==> flow/design.v <==
module fpadd (
    clk, reset, start,
    a, b,
    sum, 
    done
);
    input clk, reset, start;
    input [31:0] a, b;
    output [31:0] sum;
    output done;
    reg sign_a, sign_b, sign_r;
    reg [7:0] exp_a, exp_b, exp_r;
	reg [25:0] mant_a, mant_b;
    reg [25:0] mant_r;
	reg [31:0] sum;  
	reg done;
    reg [23:0] mant_sum;
    parameter IDLE = 3'b000;
    parameter SIGN = 3'b001;
    parameter SHIFT = 3'b010;
    parameter ADD = 3'b011;
	parameter RESSIGN = 3'b100;
    parameter NORM = 3'b101;
    parameter SEARCH = 3'b110;
	parameter FIN = 3'b111;
    reg[2:0] pres_state;
	always @(posedge clk) begin
	    if(reset) begin
			exp_a <= 0; exp_b <= 0; exp_r <= 0;
			mant_a <= 0; mant_b <= 0; mant_r <= 0;
			sign_a <= 0; sign_b <= 0; sign_r <= 0;
			done <= 0; sum <= 0; mant_sum <= 0;
    	end
    	else if(start) begin
	    	sign_a <= a[31];
	    	sign_b <= b[31];
			exp_a <= a[30:23];
			exp_b <= b[30:23];
			mant_a <= {3'b001, a[22:0]};  
			mant_b <= {3'b001, b[22:0]};  
	    	done <= 0;
	    	pres_state <= IDLE;
	    end
	    else begin
	    	case(pres_state)
			IDLE:  
	    	begin
		    	if ((exp_a == 8'b0) && (mant_a[22:0] == 22'b0 && mant_a[23] == 1'b1)) begin
					sum <= {sign_b, exp_b, mant_b[22:0]};
					done <= 1;
					pres_state <= FIN;
		    	end
	    		else if ((exp_b == 8'b0) && (mant_b[22:0] == 22'b0 && mant_b[23] == 1'b1)) begin
					sum <= {sign_a, exp_a, mant_a[22:0]};
					done <= 1;
					pres_state <= FIN;
		    	end
				else if (exp_a == 8'b11111111) begin
					sum <= {sign_a, exp_a, mant_a[22:0]};
					done <= 1;
					pres_state <= FIN;
				end
				else if (exp_b == 8'b11111111) begin
					sum <= {sign_b, exp_b, mant_b[22:0]};
					done <= 1;
					pres_state <= FIN;
				end
				else begin
					pres_state <= SIGN;
				end
			end	
			SIGN:  
			begin
				if (sign_a) begin
					mant_a <= ~mant_a + 1;
				end	
				if (sign_b) begin
					mant_b <= ~mant_b + 1;
				end	
				pres_state <= SHIFT;
			end
			SHIFT:  
			begin
				if(exp_a > exp_b) begin
					mant_b <= {sign_b, mant_b[25:1]};  
					exp_b <= exp_b + 1;
					exp_r <= exp_a;
				end
				else if(exp_a < exp_b) begin
					mant_a <= {sign_a, mant_a[25:1]};  
					exp_a <= exp_a + 1;
					exp_r <= exp_b;
				end
				else
					exp_r <= exp_a;
				pres_state <= (exp_a == exp_b) ? ADD : pres_state;
			end
			ADD:  
			begin
				mant_r <= mant_a + mant_b;
				pres_state <= RESSIGN;
			end
			RESSIGN:  
			begin
				if (mant_r[25] == 1) begin
					sign_r <= 1;
					mant_r <= -mant_r;
				end else begin
					sign_r <= 0;
				end
				pres_state <= NORM;
			end
			NORM:  
			begin
				if (mant_r == 0) begin
					exp_r <= 0;
					pres_state <= FIN;
				end else if ((mant_r[24] == 0) && (mant_r[23] == 1)) begin
					pres_state <= FIN;
				end else if (mant_r[24] == 1) begin
					mant_r <= mant_r >> 1;
					exp_r  <= exp_r + 1;
					pres_state <= FIN;
				end else
					pres_state <= SEARCH;
			end
			SEARCH:  
			begin
				if(mant_r[23] != 1) begin
					mant_r <= mant_r << 1;
					exp_r  <= exp_r - 1;
					pres_state <= SEARCH;
				end else
					pres_state <= FIN;
			end
			FIN:
			begin
				if (!done) begin
					sum <= {sign_r, exp_r, {mant_r[22:0]}};
					done <= 1;
				end
			end
			endcase
	    end
	end
endmodule
Reports on fpadd
Tool output for the design above, in the order of the flow. Lines are those of the file above, counted from 1. A cell with - has no value.

Top: fpadd. Clock port: clk. Cell library: sky130hd. Corner: tt_025C_1v80.

After elaboration
Counts by Yosys on the flattened word-level netlist (proc, flatten, opt, wreduce; memories kept). Register bits leave out memories and registers merged into their read ports (data or address). Print and check cells are left out. Cells with the same type and inputs are merged into one.

Under register bits after elaboration stands 141. The figure for input bits is 67. The entry for output and inout port bits reads 33. The entry for word-level cells reads 150.

Add/subtract/negate cells: 8. $lt $le $gt $ge: 2. Under equal/unequal tests stands 31. Multiplexer cells: 51. Bitwise operators: 5. For reductions and logical operators the number is 36.

Operators with widths (number): two-way mux 26 bit (10); two-way mux 32 bit (5); parallel mux 26 bit (select 4 bit) (1); two-way mux 8 bit (13); parallel mux 26 bit (select 2 bit) (2); parallel mux 32 bit (select 2 bit) (1); adder 26 x 1 -> 26 bit with constant B (2); NOT 26 bit (2); two-way mux 24 bit (2); zero test 23 bit (2); adder 26 bit (1); negator 26 bit (1); zero test 26 bit (1); != test 2 bit with constant B (12); != test 3 bit with constant B (8); adder 8 x 1 -> 8 bit with constant B (3); parallel mux 8 bit (select 3 bit) (1); parallel mux 3 bit (select 7 bit) (1); AND reduction 6 bit (3); equality test 8 bit with constant B (2); zero test 8 bit (2); two-way mux 3 bit (5); equality test 3 bit with constant B (4); AND reduction 3 bit (4); AND reduction 4 bit (3); nonzero test 2 bit (5); two-way mux 1 bit (9); subtractor 8 x 1 -> 8 bit with constant B (1).

Other operator kinds: 17; their cells: 27.

Depth
Depth = most cells in a row (Yosys ltp): at word level without a register or memory, in the mapped netlist without a sequential cell, where the memories' decode and read muxes count.

Under depth after elaboration stands 6. For ABC_AREA the number is 0. Under depth in mapped cells stands 12. Gate-level depth less buffers: 9.

Netlist
Source: synth_stat.txt of the flow (Yosys; design flattened, memories mapped). It holds for the ABC_AREA given above (unset counts as 0); a run with the other value may have another netlist. Totals and module areas in this step are rounded.

Cell types: sky130_fd_sc_hd__dfxtp_1 (number 145, total area 2.9E+03 um^2); sky130_fd_sc_hd__ha_1 (number 42, total area 525.504 um^2); sky130_fd_sc_hd__a21oi_1 (number 104, total area 520.499 um^2); sky130_fd_sc_hd__o21ai_0 (number 99, total area 495.475 um^2); sky130_fd_sc_hd__nand2_1 (number 129, total area 484.214 um^2); sky130_fd_sc_hd__nor2_1 (number 125, total area 469.2 um^2); sky130_fd_sc_hd__clkbuf_1 (number 97, total area 364.099 um^2); sky130_fd_sc_hd__xnor2_1 (number 32, total area 280.269 um^2); sky130_fd_sc_hd__inv_1 (number 72, total area 270.259 um^2); sky130_fd_sc_hd__o22ai_1 (number 42, total area 262.752 um^2); sky130_fd_sc_hd__nor3_1 (number 52, total area 260.25 um^2); sky130_fd_sc_hd__or3_1 (number 41, total area 256.496 um^2); sky130_fd_sc_hd__o221ai_1 (number 28, total area 245.235 um^2); sky130_fd_sc_hd__a221oi_1 (number 25, total area 218.96 um^2); sky130_fd_sc_hd__a211oi_1 (number 27, total area 202.694 um^2); sky130_fd_sc_hd__nand3_1 (number 38, total area 190.182 um^2); sky130_fd_sc_hd__mux2i_1 (number 18, total area 180.173 um^2); sky130_fd_sc_hd__a222oi_1 (number 15, total area 150.144 um^2).

Not listed: further types 60, cells in them 341.

For cells in the netlist the number is 1472. Mapped area: 0.01094 mm^2. For sequential area the number is 0.002933 mm^2. The figure for flip-flops is 146. Buffers: 121.

Worst setup path after synthesis
Path of least setup slack by OpenSTA after synthesis, without wires, with an ideal clock, recovery checks aside; 20% of the period is set as input and as output delay. Where synthesis merged equal registers, the netlist keeps one of their names.

Kind: register to register. Start: register exp_b[3]. End: register exp_r[5]. Clock period: 5.0 ns. The entry for setup time reads 0.130 ns. Time at the first pin: 0.000 ns. Under arrival stands 2.697 ns. The figure for data required time is 4.870 ns. The figure for setup slack is 2.173 ns. The entry for delay of the path reads 2.827 ns. The figure for stages is 10. Buffers on the path: 0. The entry for synthesis period reached reads 2.827 ns.

"delay of the path" = arrival - input delay + setup time. "stages": output pins that drive a net of the path, with the launching flip-flop's if there is one; two outputs of one cell count as two. "synthesis period reached" = period - worst setup slack (recovery checks aside). The figure is calculated, with input and output delays left at 20% of the set period. Between the ends stands the longest chain of elaborated cells between them, by number of cells; it is not shown to be the way that was timed. Of several equally long chains one is given. A line is the first line of the expression or statement that the cell stems from. Yosys adds cells for indexed reads and writes and turns some case tables into memories. A register here has more assigning lines than the two given.

Cell sequence: sky130_fd_sc_hd__dfxtp_1 > sky130_fd_sc_hd__inv_1 > sky130_fd_sc_hd__ha_1 > sky130_fd_sc_hd__a21oi_1 > sky130_fd_sc_hd__nor2b_1 > sky130_fd_sc_hd__o31ai_1 > sky130_fd_sc_hd__nand2_1 > sky130_fd_sc_hd__mux2_2 > sky130_fd_sc_hd__a211oi_1 > sky130_fd_sc_hd__o32ai_1. The entry for length of the longest elaborated chain reads 4. The entry for elaborated cells between the ends (all ways) reads 5. The figure for RTL lines with such cells is 3. Those cells by class: compare: 2; mux: 3.

Ends and longest elaborated chain, post-synthesis: start, declared (RTL line 12) `reg [7:0] exp_a, exp_b, exp_r;`; start, assigned (RTL line 38) `exp_b <= b[30:23];`; start, assigned (RTL line 86) `exp_b <= exp_b + 1;`; < comparator 8 bit (RTL line 89) `else if(exp_a < exp_b) begin`; two-way mux 8 bit (RTL line 89); two-way mux 8 bit (RTL line 84) `if(exp_a > exp_b) begin`; parallel mux 8 bit (select 3 bit) (RTL line 45) `case(pres_state)`; end, assigned (RTL line 87) `exp_r <= exp_a;`; end, assigned (RTL line 92) `exp_r <= exp_b;`; end, declared (RTL line 12).

Timing after layout
From the final timing report of flow run 2: the path of least setup slack in the routed layout; clock arrival at registers is part of the times.

Kind: register to register. Start: register mant_b[6]. End: register sum[1]. Clock period: 2.06 ns. The entry for setup time reads 0.12 ns. Time at the first pin: 0.43 ns. Under arrival stands 3.05 ns. The figure for data required time is 2.38 ns. The figure for setup slack is -0.68 ns. The figure for stages is 10. Buffers on the path: 2.

Between the ends stands the longest chain of elaborated cells between them, by number of cells; it is not shown to be the way that was timed. Of several equally long chains one is given. A register here has more assigning lines than the two given.

Cell sequence: sky130_fd_sc_hd__dfxtp_2 > sky130_fd_sc_hd__or4_4 > sky130_fd_sc_hd__or4_4 > sky130_fd_sc_hd__nor4_4 > sky130_fd_sc_hd__buf_4 > sky130_fd_sc_hd__o21bai_4 > sky130_fd_sc_hd__buf_12 > sky130_fd_sc_hd__or3_1 > sky130_fd_sc_hd__o221ai_2 > sky130_fd_sc_hd__o22ai_1. The entry for length of the longest elaborated chain reads 6. The entry for elaborated cells between the ends (all ways) reads 8. The figure for RTL lines with such cells is 3. Those cells by class: eq/ne: 1; mux: 3; reduce/logical: 4.

Ends and longest elaborated chain, post-layout: start, declared (RTL line 13) `reg [25:0] mant_a, mant_b;`; start, assigned (RTL line 40) `mant_b <= {3'b001, b[22:0]};`; start, assigned (RTL line 78) `mant_b <= ~mant_b + 1;`; zero test 23 bit (RTL line 53) `else if ((exp_b == 8'b0) && (mant_b[22:0] == 22'b0 && mant_b[23] == 1'b1)) begin`; logical AND 1 bit (2 in a row) (RTL line 53); two-way mux 32 bit (RTL line 53); two-way mux 32 bit (RTL line 48) `if ((exp_a == 8'b0) && (mant_a[22:0] == 22'b0 && mant_a[23] == 1'b1)) begin`; parallel mux 32 bit (select 2 bit) (RTL line 45) `case(pres_state)`; end, assigned (RTL line 49) `sum <= {sign_b, exp_b, mant_b[22:0]};`; end, assigned (RTL line 54) `sum <= {sign_a, exp_a, mant_a[22:0]};`; end, declared (RTL line 9) `output [31:0] sum;`.

Ticket comment

Measured results for fpadd: 2 stored runs of the Yosys and OpenROAD flow on sky130hd. The settings differ; the order carries no meaning. The constraints put input and output delay at 20% of the set period each and load the outputs with 0.01 pF. "allowed time less slack (worst setup path)" = time allowed to the worst setup path (clock period - input delay - output delay, where it has them) - its slack; a late launch clock adds to it, a late capture clock takes from it. By "total power after layout" is meant OpenSTA's value without simulated activity: inputs other than the clock are taken to toggle once in ten clock periods, and the tool carries that through the logic. The measured numbers are rounded.

Flow run 1 has these settings: ABC_AREA 1; CAP_MARGIN 40; CELL_PAD_IN_SITES_DETAIL_PLACEMENT 2; CORE_MARGIN 5; CTS_CLUSTER_DIAMETER 123; GPL_ROUTABILITY_DRIVEN 0; GPL_TIMING_DRIVEN 0; MAX_ROUTING_LAYER met5; SETUP_SLACK_MARGIN 0.25; period_ns 4.55; CORE_UTILIZATION 40; SLEW_MARGIN 20. Outcome: no final report: placement broke off with DPL-0033.

Flow run 2 has these settings: CORE_UTILIZATION 40; period_ns 2.06; CAP_MARGIN 20; CORE_MARGIN 2; SLEW_MARGIN 20. The measured total power after layout is 12.73 mW. The measured allowed time less slack (worst setup path) is 2.74 ns. Worst setup path kind: register to register. The measured area of the standard cells in the finished layout is 0.01815 mm^2. The final worst hold slack stands at 0.458 ns. For the setup slack of the critical path the run shows -0.676 ns. The post-route setup TNS stands at -47.88 ns. The overall die area reads 0.02868 mm^2. The measured synthesized cell area is 0.01094 mm^2.
